==> flow/design.v <==
`timescale 1ns / 1ps
module AHB_MASTER(
                     input             Hclk,
                     input             Hresetn,
                     input [1:0]       Htrans,
                     input [31:0]      Haddr,
                     input [31:0]      Hwdata,
                     input [1:0]       Hburst,
                     input             Hwrite, Hsel, Hready,
                     output reg [31:0]  Haddr_temp,
                     output reg [31:0]  Hwdata_temp,
                     output reg        valid,
                     output reg        Hwrite_temp
                 );
parameter [1:0] IDLE     = 2'b00;
parameter [1:0] BUSY     = 2'b01;
parameter [1:0] ADDRESS  = 2'b10;
parameter [1:0] TRANSFER = 2'b11;
(*MARK_DEBUG = "TRUE"*)(*KEEP = "TRUE"*)reg [1:0] present_state;
(*MARK_DEBUG = "TRUE"*)(*KEEP = "TRUE"*)reg [1:0] next_state;
reg [31:0] addr;
reg [31:0] data;
reg [3:0] count;
reg [3:0] count_next;
always @(posedge Hclk) begin
    if (Hresetn == 1'b0) begin
        addr <= 'b0;
        data <= 'b0;
    end else begin
        if(present_state == ADDRESS || present_state == TRANSFER)
        begin
            addr <= Haddr;
            data <= Hwdata;
        end
    end
end
always @(posedge Hclk) begin
    if (Hresetn == 1'b0) begin
        present_state <= IDLE;
        count <= 4'd0;
    end else begin
        present_state <= next_state;
        count <= count_next;
    end
end
always @* begin
    count_next = count;
    case(present_state)
        IDLE: begin
            if (Hsel && Htrans == 2'b01) begin
                next_state = BUSY;
            end else if (Hsel && (Htrans == 2'b10 || Htrans == 2'b11) && Hready) begin
                next_state = ADDRESS;
            end else begin
                next_state = IDLE;
            end
        end
        BUSY: begin
            if (Hsel && Htrans == 2'b10 && Hready) begin
                next_state = ADDRESS;
            end else if ((Hsel && (Htrans == 2'b01)) || (!Hready)) begin
                next_state = BUSY;
            end else begin
                next_state = IDLE;
            end
        end
        ADDRESS: begin
            if (Hsel && (Htrans == 2'b10 || Htrans == 2'b11) && Hready) begin
                next_state = TRANSFER;
            end else if ((Hsel && (Htrans == 2'b01)) || (!Hready)) begin
                next_state = BUSY;
            end else begin
                next_state = IDLE;   
            end
        end
        TRANSFER: begin
            if (!Hsel || Htrans == 2'b00) begin
                next_state = IDLE;
            end else if ((Htrans == 2'b01) || (!Hready)) begin
                next_state = BUSY;
            end else begin
                case (Hburst)
                    2'b00: next_state = ADDRESS;
                    2'b01: next_state = TRANSFER;
                    2'b10: 
                    begin
                        if(count<=3)
                        begin
                            next_state = TRANSFER;
                            count_next = count+1'b1;
                        end
                        else begin
                            next_state = ADDRESS;
                            count_next = 4'd0;
                        end
                    end
                    2'b11: 
                    begin
                        if(count<=7)
                        begin
                            next_state = TRANSFER;
                            count_next = count+1'b1;
                        end
                        else begin
                            next_state = ADDRESS;
                            count_next = 4'd0;
                        end
                    end
                    default: next_state = IDLE;  
                endcase
            end
        end
        default: begin
            next_state = IDLE;  
        end
    endcase
end
always @(posedge Hclk) begin
    case(present_state)
        IDLE: begin
            valid <= 1'b0;
            Haddr_temp  <= 'b0;
            Hwdata_temp <= 'b0;
            Hwrite_temp <= 1'b0; 
        end
        BUSY: begin
            valid <= valid;
            Haddr_temp  <= Haddr_temp;
            Hwdata_temp <= Hwdata_temp;
            Hwrite_temp <= Hwrite_temp; 
        end
        ADDRESS: begin
            valid <= valid;
            Haddr_temp  <= addr;
            if(Hburst == 2'b00)
            begin
                Hwdata_temp <= data;
                Hwrite_temp <= Hwrite;
            end
            else
            begin
                Hwdata_temp <= Hwdata_temp;
                Hwrite_temp <= Hwrite_temp; 
           end
        end
        TRANSFER: begin
            case (Hburst)
                2'b00: begin
                    valid <= 1'b1;
                    Haddr_temp <= Haddr_temp;
                    Hwdata_temp <= data;
                    Hwrite_temp <= Hwrite; 
                end
                2'b01: begin
                    valid <= 1'b1;
                    Haddr_temp <= Haddr_temp + 1'b1;  
                    Hwdata_temp <= data;  
                    Hwrite_temp <= Hwrite;
                end
                2'b10: begin
                    if (Haddr_temp < (Haddr + 4)) begin
                        valid <= 1'b1;
                        Hwdata_temp <= data;
                        Haddr_temp <=  Haddr_temp + 1'b1;
                        Hwrite_temp <= Hwrite;
                    end else begin
                        valid <= 1'b1;
                        Hwdata_temp <= data;
                        Haddr_temp <=  addr;
                        Hwrite_temp <= Hwrite;
                    end
                end
                2'b11: begin
                    if (Haddr_temp < (Haddr + 8)) begin
                        valid <= 1'b1;
                        Hwdata_temp <= data;
                        Haddr_temp <= Haddr_temp + 1'b1;  
                        Hwrite_temp <= Hwrite;
                    end else begin
                        valid <= 1'b1;
                        Hwdata_temp <= data;
                        Haddr_temp <= addr;                
                        Hwrite_temp <= Hwrite;
                    end
                end
                default: begin
                    valid <= 1'b0;
                    Haddr_temp  <= 'b0;
                    Hwdata_temp <= 'b0;
                    Hwrite_temp <= 'b0; 
                end
            endcase
        end
    endcase
end
endmodule
`timescale 1ns / 1ps
module APB_SLAVE(
input Presetn,
input Pclk,
input [32:0] addr_temp,
input [31:0] data_temp,
input [31:0] Prdata,
input transfer,
input Pready,
output reg    Psel,
output reg [31:0] Paddr,
output reg [31:0] Pdata,
output reg [31:0] rdata_temp,
output reg Pwrite,
output reg Penable
);
reg [2:0] present_state, next_state;
parameter idle  = 2'b01;
parameter setup  = 2'b10;
parameter enable = 2'b11;
always@(posedge Pclk)
begin
  if(!Presetn)
     present_state <= idle;
  else
     present_state <= next_state;
end
always@(*)
begin
next_state = idle;
case(present_state)
idle:
   begin
     if(!transfer)
        next_state = idle;
     else
        next_state = setup;
   end
setup:
    begin      
     if(Psel)
     next_state = enable;
     else
     next_state = idle;
    end
enable:
    begin
     if(Psel)
       if(transfer)
         begin
           if(Pready)
             begin
             next_state = setup;
             end
           else 
             next_state = enable;
         end
     else
       next_state = idle;
   end    
endcase
end
always @(posedge Pclk)
begin
if(!Presetn)
begin
 Psel       <= 1'b0;
 Penable    <= 1'b0;
 Paddr      <= 32'b0;
 Pdata      <= 32'b0;
 rdata_temp <= 32'b0;
 Pwrite     <= 1'b0;
end
else
case(present_state)
idle:
begin
 Psel    <= 1'b1;
 Penable <= 1'b0;
end 
setup:
 Penable <= 1'b0;
enable:
     begin
     if(Psel)
       Penable <= 1'b1;
       if(transfer)
         begin
           if(Pready)
             begin
             Paddr <= addr_temp[31:0];
             Pwrite <= addr_temp[32];
              if(addr_temp[32])
               begin
                 Pdata  <= data_temp;
                 rdata_temp  <= 'b0;
               end
               else
               begin
                 Pdata  <= Pdata;
                 rdata_temp  <= Prdata;
               end  
             end 
             end
end
endcase
end
endmodule
module FIFO_SYNC #(
    parameter WIDTH = 32,
    parameter DEPTH = 16,
    parameter AW    = 4
)(
    input                  clk,
    input                  rst,
    input      [WIDTH-1:0] din,
    input                  wr_en,
    input                  rd_en,
    output reg [WIDTH-1:0] dout,
    output                 full,
    output                 empty
);
reg [WIDTH-1:0] mem [0:DEPTH-1];
reg [AW-1:0]    wptr;
reg [AW-1:0]    rptr;
reg [AW:0]      count;
wire do_wr = wr_en && !full;
wire do_rd = rd_en && !empty;
assign full  = (count == DEPTH);
assign empty = (count == 0);
always @(posedge clk) begin
    if (do_wr)
        mem[wptr] <= din;
end
always @(posedge clk) begin
    if (rst) begin
        wptr  <= {AW{1'b0}};
        rptr  <= {AW{1'b0}};
        count <= {(AW+1){1'b0}};
        dout  <= {WIDTH{1'b0}};
    end else begin
        if (do_wr)
            wptr <= wptr + 1'b1;
        if (do_rd) begin
            rptr <= rptr + 1'b1;
            dout <= mem[rptr];
        end
        case ({do_wr, do_rd})
            2'b10:   count <= count + 1'b1;
            2'b01:   count <= count - 1'b1;
            default: count <= count;
        endcase
    end
end
endmodule
`timescale 1ns / 1ps
module FIFO_CONTROL(
                     input Hclk,
                     input Hresetn,
                     input[31:0]  Haddr_temp,
                     input[31:0]  Hwdata_temp,
                     input       valid,
                     input       Hwrite_temp,
                     input       Pready,
                     output [31:0] data_temp,
                     output [32:0] addr_temp,
                     output transfer,
                     output full
    );
    wire resetn,empty_data, wr_en,rd_en,full_data,full_addr,empty_addr;
    wire [32:0] addr_in;
    FIFO_SYNC #(.WIDTH(32)) F1(
  .rst(resetn),                   
  .clk(Hclk),                
  .din(Hwdata_temp),                   
  .wr_en(wr_en),               
  .rd_en(rd_en),               
  .dout(data_temp),                 
  .full(full_data),                 
  .empty(empty_data)               
);
FIFO_SYNC #(.WIDTH(33)) F2 (
  .rst(resetn),                   
  .clk(Hclk),                
  .din(addr_in),                   
  .wr_en(wr_en),               
  .rd_en(rd_en),               
  .dout(addr_temp),                 
  .full(full_addr),                 
  .empty(empty_addr)               
);
assign full     =  full_data || full_addr;
assign transfer = (!empty_data && !empty_addr);
assign wr_en    =  valid && Hwrite_temp;
assign rd_en    =  transfer && Pready ;
assign addr_in  =  {Hwrite_temp, Haddr_temp};
assign resetn   = !Hresetn;
endmodule
`timescale 1ns / 1ps
module TOP_BRIDGE(
   input Hclk, Hresetn,
                     input [1:0]       Htrans,
                     input [31:0]       Haddr,
                     input [31:0]       Hwdata,
                     input [1:0]       Hburst,
                     input             Hwrite,
                     input             Hsel,
                     input             Pready,
                     input [31:0]      Prdata,
                     output Psel,
                     output [31:0] Paddr,
                     output [31:0] Pdata,
                     output [31:0] rdata_temp,
                     output Pwrite,
                     output Penable
    );
                    wire [31:0]  Haddr_temp;
                    wire [31:0]  Hwdata_temp;
                    wire         valid;
                    wire         Hwrite_temp;
                    wire [31:0]  data_temp;
                    wire [32:0]  addr_temp;
                    wire         transfer;
                    wire         full;
                    wire         Hready;
                    assign Hready = !full;
                    AHB_MASTER AS (
                      .Hclk(Hclk),
                      .Hresetn(Hresetn),
                      .Htrans(Htrans),
                      .Haddr(Haddr),
                      .Hwdata(Hwdata),
                      .Hburst(Hburst),
                      .Hwrite(Hwrite), 
                      .Hsel(Hsel), 
                      .Hready(Hready),
                      .Haddr_temp(Haddr_temp),
                      .Hwdata_temp(Hwdata_temp),
                      .valid(valid),
                      .Hwrite_temp(Hwrite_temp)
                    );  
                    FIFO_CONTROL FC (
                      .Hclk(Hclk), 
                      .Hresetn(Hresetn),
                      .Haddr_temp(Haddr_temp),
                      .Hwdata_temp(Hwdata_temp),
                      .valid(valid),
                      .Hwrite_temp(Hwrite_temp),
                      .Pready(Pready),
                     .data_temp(data_temp),
                     .addr_temp(addr_temp),
                     .transfer(transfer),
                     .full(full)
                    );
                    APB_SLAVE AM (
                    .Presetn(Hresetn),
                    .Pclk(Hclk),
                    .addr_temp(addr_temp),
                    .data_temp(data_temp),
                    .Prdata(Prdata),
                    .transfer(transfer),
                    .Pready(Pready),
                    .Psel(Psel),
                    .Paddr(Paddr),
                    .Pdata(Pdata),
                    .rdata_temp(rdata_temp),
                    .Pwrite(Pwrite),
                    .Penable(Penable)
                    );
endmodule
Step by step through the tools: TOP_BRIDGE. Tool output for the design above, in the order of the flow. Line numbers count from 1 in the design file above. Not given: n/a

Top: TOP_BRIDGE. Clock: Hclk. Standard-cell library: sky130hd. Library corner: tt_025C_1v80.

After elaboration. Yosys after proc, flatten, opt, wreduce and memory -nomap, before mapping. Memory bits, and registers merged into a memory's read port (data or address), are not among the register bits. Print and check cells are not counted. Yosys's memory passes give these memory sizes; they may raise the number of words (mostly to a power of two), join words into wider ones and drop unused or constant bits.

The entry for register bits after elaboration reads 264. For latch bits the number is 0. The entry for bits in writable memories reads 1040. Memory bits (read-only): 0. The entry for clocked read ports x word width reads 65. Under memory cells stands 2. Input bits: 105. The entry for output and inout bits reads 99. For word-level cells the number is 156.

Memories: FC.F2.mem (words 16, width 33, read ports 1, write ports 1, RTL line 319) `reg [WIDTH-1:0] mem [0:DEPTH-1];`; FC.F1.mem (words 16, width 32, read ports 1, write ports 1, RTL line 319).

The entry for add/subtract/negate cells reads 12. Multipliers: 0. Under div/mod/pow operators stands 0. Magnitude comparators: 4. Under equal/unequal tests stands 24. Under shifts and indexed selects stands 0. For mux-type cells the number is 46. For bitwise logic cells the number is 2. Reduce/logical cells: 45.

Operators with widths (count): case mux 32 bit (select 3 bit) (3); two-way mux 32 bit (6); < comparator 32 bit (2); two-way mux 33 bit (1); adder 32 x 1 -> 32 bit with constant B (1); adder 32 x 3 -> 32 bit with constant B (1); adder 32 x 4 -> 32 bit with constant B (1); two-way mux 4 bit (7); adder 4 x 1 -> 4 bit with constant B (5); case mux 5 bit (select 2 bit) (2); == test 2 bit with constant B (8); case mux 2 bit (select 4 bit) (2); two-way mux 2 bit (8); logical AND 1 bit (12); == test 2 x 1 -> 1 bit with constant B (5); inequality test 2 bit with constant B (5); adder 5 x 1 -> 5 bit with constant B (2); subtractor 5 x 1 -> 5 bit with constant B (2); == test 5 bit with constant B (2); zero test 5 bit (2); two-way mux 1 bit (10); case mux 3 bit (select 3 bit) (1); zero test 1 bit (8); AND reduction 4 bit (2); case mux 4 bit (select 2 bit) (1); logical OR 1 bit (6); zero test 2 bit (3); AND reduction 2 bit (3).

Not listed: further kinds 14, cells in them 22.

Longest topological paths. Longest topological path by Yosys (ltp), each cell counted once; first at word level (registers and memories cut), then after technology mapping (sequential cells cut; the memories' decode and read muxes count).

Word-level depth: 7. The entry for ABC_AREA reads 0. Gate-level depth with buffers: 18. Mapped depth without buffers: 16.

Synthesis result. Yosys stat after the flow's synthesis: flattened, memories mapped to cells. It holds for the ABC_AREA given above (unset counts as 0); a run with the other value may have another netlist.

Cells by type: sky130_fd_sc_hd__edfxtp_1 (count 1106, total area 3.32E+04 um^2); sky130_fd_sc_hd__mux4_2 (count 325, total area 7319.52 um^2); sky130_fd_sc_hd__dfxtp_1 (count 265, total area 5.31E+03 um^2); sky130_fd_sc_hd__nand2_1 (count 504, total area 1.89E+03 um^2); sky130_fd_sc_hd__a21boi_0 (count 153, total area 1.15E+03 um^2); sky130_fd_sc_hd__ha_1 (count 83, total area 1.04E+03 um^2); sky130_fd_sc_hd__a21boi_1 (count 80, total area 600.576 um^2); sky130_fd_sc_hd__xnor2_1 (count 60, total area 525.504 um^2); sky130_fd_sc_hd__xor2_1 (count 45, total area 394.128 um^2); sky130_fd_sc_hd__and2_1 (count 58, total area 362.848 um^2); sky130_fd_sc_hd__clkbuf_1 (count 94, total area 352.838 um^2); sky130_fd_sc_hd__o2bb2ai_1 (count 31, total area 271.51 um^2); sky130_fd_sc_hd__buf_2 (count 54, total area 270.259 um^2); sky130_fd_sc_hd__nand3b_1 (count 33, total area 247.738 um^2); sky130_fd_sc_hd__nor2_1 (count 63, total area 236.477 um^2); sky130_fd_sc_hd__a21oi_1 (count 39, total area 195.187 um^2); sky130_fd_sc_hd__nand3_1 (count 39, total area 195.187 um^2); sky130_fd_sc_hd__nand4_1 (count 26, total area 162.656 um^2).

Other cell types: 44; their cells: 213.

For cell count the number is 3271. Under chip area (Yosys) stands 55041.5 um^2. The entry for area of sequential cells reads 38516.9 um^2. For flip-flops the number is 1371. Under buffers stands 190.

By module: a second synthesis without flattening, with its own total; a netlist apart from the flattened one above.

Cells (unflattened synthesis): 3354. The figure for area total of the unflattened synthesis is 56304.0 um^2.

Rows give one instance, submodules left out.

Modules: FIFO_SYNC (WIDTH=33) (instances 1, cells 983, area 21764.6 um^2, sequential area 16776.1 um^2); FIFO_SYNC (WIDTH=32) (instances 1, cells 956, area 21585.7 um^2, sequential area 16275.6 um^2); AHB_MASTER (instances 1, cells 964, area 8670.8 um^2, sequential area 3423.3 um^2); APB_SLAVE (instances 1, cells 445, area 4246.6 um^2, sequential area 2042.0 um^2); FIFO_CONTROL (instances 1, cells 5, area 32.5 um^2, sequential area 0.0 um^2); TOP_BRIDGE (instances 1, cells 1, area 3.8 um^2, sequential area 0.0 um^2).

Worst setup path after synthesis. Path of least setup slack by OpenSTA after synthesis, without wires, with an ideal clock, recovery checks aside; 20% of the period is set as input and as output delay. Where synthesis merged equal registers, the netlist keeps one of their names.

Path type: input-to-reg. Start: input port Haddr[3]. End: register AS.Haddr_temp[0]. For period the number is 5.0 ns. For external input delay the number is 1.000 ns. Library setup time: 0.268 ns. Time at the first pin: 1.000 ns. Arrival: 4.168 ns. For data required time the number is 4.732 ns. The figure for slack is 0.563 ns. The figure for path delay is 3.436 ns. Stages: 18. The figure for path buffers is 2. Under synthesis period reached stands 4.437 ns.

"path delay" is the arrival time less input delay plus setup time. "stages" counts driving pins, that of a launching flip-flop among them; a cell with two outputs on the path counts twice. "synthesis period reached" = period - worst setup slack (recovery checks aside). The figure is calculated, with input and output delays left at 20% of the set period. The rows between start and end are the longest chain of elaborated cells between them; the timing report does not say that the signal goes this way. Where chains are equally long, one stands for them. A line is the first line of the expression or statement that the cell stems from. Yosys adds cells for indexed reads and writes and turns some case tables into memories. A register here has more assigning lines than the two given.

Path through: sky130_fd_sc_hd__ha_1 sky130_fd_sc_hd__nand4_2 sky130_fd_sc_hd__nor4_4 sky130_fd_sc_hd__and4_4 sky130_fd_sc_hd__and3_1 sky130_fd_sc_hd__buf_4 sky130_fd_sc_hd__and2_4 sky130_fd_sc_hd__nand3_1 sky130_fd_sc_hd__xor2_1 sky130_fd_sc_hd__ha_1 sky130_fd_sc_hd__nand4_1 sky130_fd_sc_hd__nor3_1 sky130_fd_sc_hd__a22o_1 sky130_fd_sc_hd__o31a_1 sky130_fd_sc_hd__o22ai_1 sky130_fd_sc_hd__o21bai_2 sky130_fd_sc_hd__buf_2 sky130_fd_sc_hd__o2bb2ai_1. For length of the longest elaborated chain the number is 5. Elaborated cells between the ends (all ways): 8. The entry for RTL lines with such cells reads 4. Classes of those cells: 2 x add/sub; 2 x compare; 4 x mux.

RTL lines, path post-synthesis: start: declaration (RTL line 399) `input [31:0]       Haddr,`; adder 32 x 4 -> 32 bit (RTL line 174) `if (Haddr_temp < (Haddr + 8)) begin`; < comparator 32 bit (RTL line 174); two-way mux 32 bit (RTL line 174); case mux 32 bit (select 3 bit) (RTL line 147) `case (Hburst)`; case mux 32 bit (select 3 bit) (RTL line 119) `case(present_state)`; end: assignment (RTL line 128) `Haddr_temp  <= Haddr_temp;`; end: assignment (RTL line 134) `Haddr_temp  <= addr;`; end: declaration (RTL line 10) `output reg [31:0]  Haddr_temp,`.

Path in the finished layout. Path of least setup slack in the final report of run 1 (OpenROAD, finished layout, wires in). Where an end is a register, its clock arrival counts in the times.

Path type: input-to-reg. Start: input port Haddr[3]. End: register AS.Haddr_temp[3]. For period the number is 7.85 ns. For external input delay the number is 1.57 ns. Library setup time: 0.21 ns. Time at the first pin: 1.57 ns. Arrival: 7.25 ns. For data required time the number is 8.41 ns. The figure for slack is 1.16 ns. Stages: 19. The figure for path buffers is 3.

The rows between start and end are the longest chain of elaborated cells between them; the timing report does not say that the signal goes this way. Where chains are equally long, one stands for them. A register here has more assigning lines than the two given.

Path through: sky130_fd_sc_hd__clkdlybuf4s50_1 sky130_fd_sc_hd__ha_1 sky130_fd_sc_hd__nand4_2 sky130_fd_sc_hd__nor4_4 sky130_fd_sc_hd__and4_4 sky130_fd_sc_hd__and3_1 sky130_fd_sc_hd__buf_4 sky130_fd_sc_hd__and2_4 sky130_fd_sc_hd__nand3_1 sky130_fd_sc_hd__xor2_1 sky130_fd_sc_hd__ha_1 sky130_fd_sc_hd__nand4_1 sky130_fd_sc_hd__nor3_1 sky130_fd_sc_hd__nand4_1 sky130_fd_sc_hd__a31oi_1 sky130_fd_sc_hd__o22ai_1 sky130_fd_sc_hd__o21bai_2 sky130_fd_sc_hd__buf_2 sky130_fd_sc_hd__o2bb2ai_1. For length of the longest elaborated chain the number is 5. Elaborated cells between the ends (all ways): 8. The entry for RTL lines with such cells reads 4. Classes of those cells: 2 x add/sub; 2 x compare; 4 x mux.

RTL lines, path post-layout: start: declaration (RTL line 399) `input [31:0]       Haddr,`; adder 32 x 4 -> 32 bit (RTL line 174) `if (Haddr_temp < (Haddr + 8)) begin`; < comparator 32 bit (RTL line 174); two-way mux 32 bit (RTL line 174); case mux 32 bit (select 3 bit) (RTL line 147) `case (Hburst)`; case mux 32 bit (select 3 bit) (RTL line 119) `case(present_state)`; end: assignment (RTL line 128) `Haddr_temp  <= Haddr_temp;`; end: assignment (RTL line 134) `Haddr_temp  <= addr;`; end: declaration (RTL line 10) `output reg [31:0]  Haddr_temp,`.

Appendix: measured runs

Settings and measured results of 2 stored flow runs for module TOP_BRIDGE (sky130hd), not sorted in any way. The constraints put input and output delay at 20% of the set period each and load the outputs with 0.01 pF. "period reached" means the clock period less the worst setup slack. The figure is calculated, with input and output delays left at 20% of the set period. "time on the worst setup path": the worst setup path's part of the clock period (all of it between registers, 20% less for each end at a port) less its slack. A launch clock that arrives late makes it longer, a capture clock that arrives late makes it shorter. By "overall power" is meant OpenSTA's value without simulated activity: inputs other than the clock are taken to toggle once in ten clock periods, and the tool carries that through the logic.

Files of run 1:
==> flow/run.sh <==
#!/bin/bash
# the make line also repeats the synthesis and layout settings of config.mk as NAME=value (left out here)
make -C /OpenROAD-flow-scripts/flow DESIGN_CONFIG=/design/flow/config.mk WORK_HOME=/design/flow/orfs CLKGATE_MAP_FILE= finish
==> flow/config.mk <==
export PLATFORM = sky130hd
export DESIGN_NAME = TOP_BRIDGE
export DESIGN_NICKNAME = TOP_BRIDGE
export VERILOG_FILES = /design/flow/design.v
export SDC_FILE = /design/flow/constraint.sdc
export NUM_CORES = 4
export LEC_CHECK = 0
export ABC_AREA = 0
export CAP_MARGIN = 25
export CELL_PAD_IN_SITES_DETAIL_PLACEMENT = 2
export CORE_ASPECT_RATIO = 0.56
export CORE_MARGIN = 10
export CORE_UTILIZATION = 38
export CTS_CLUSTER_DIAMETER = 155
export GPL_ROUTABILITY_DRIVEN = 0
export GPL_TIMING_DRIVEN = 0
export MAX_ROUTING_LAYER = met5
export MIN_ROUTING_LAYER = met1
export PLACE_DENSITY_LB_ADDON = 0.21
export SLEW_MARGIN = 20
export TNS_END_PERCENT = 80
==> flow/constraint.sdc <==
create_clock -name core_clock -period 7.85 [get_ports {Hclk}]
set_input_delay 1.5700 -clock core_clock [delete_from_list [all_inputs] [get_ports {Hclk}]]
set_output_delay 1.5700 -clock core_clock [all_outputs]
set_load 0.01 [all_outputs]

Results of run 1. The standard-cell area of the final layout reads 65645.5 um^2. The measured period reached is 6.694 ns. The overall power stands at 14660 uW. For the chip area in the Yosys report the run shows 55041.5 um^2. The die size reads 161114.0 um^2. For the setup slack of the critical path the run shows 1.156 ns. The measured time on the worst setup path is 5.12 ns. Critical path type: input-to-reg.

Files of run 2:
==> flow/run.sh <==
#!/bin/bash
# the make line also repeats the synthesis and layout settings of config.mk as NAME=value (left out here)
make -C /OpenROAD-flow-scripts/flow DESIGN_CONFIG=/design/flow/config.mk WORK_HOME=/design/flow/orfs CLKGATE_MAP_FILE= finish
==> flow/config.mk <==
export PLATFORM = sky130hd
export DESIGN_NAME = TOP_BRIDGE
export DESIGN_NICKNAME = TOP_BRIDGE
export VERILOG_FILES = /design/flow/design.v
export SDC_FILE = /design/flow/constraint.sdc
export NUM_CORES = 4
export LEC_CHECK = 0
export ABC_AREA = 1
export CAP_MARGIN = 10
export CELL_PAD_IN_SITES_DETAIL_PLACEMENT = 1
export CORE_MARGIN = 8
export CORE_UTILIZATION = 40
export GPL_TIMING_DRIVEN = 0
export MAX_ROUTING_LAYER = met4
export MIN_ROUTING_LAYER = met2
export PLACE_DENSITY_LB_ADDON = 0.04
export SLEW_MARGIN = 25
==> flow/constraint.sdc <==
create_clock -name core_clock -period 3.1 [get_ports {Hclk}]
set_input_delay 0.6200 -clock core_clock [delete_from_list [all_inputs] [get_ports {Hclk}]]
set_output_delay 0.6200 -clock core_clock [all_outputs]
set_load 0.01 [all_outputs]

Results of run 2. The standard-cell area of the final layout reads 69768.2 um^2. The measured period reached is 3.265 ns. The overall power stands at 40006 uW. For the chip area in the Yosys report the run shows 56414.1 um^2. The die size reads 153307.0 um^2. For the setup slack of the critical path the run shows -0.165 ns. The measured time on the worst setup path is 3.27 ns. Critical path type: reg-to-reg.
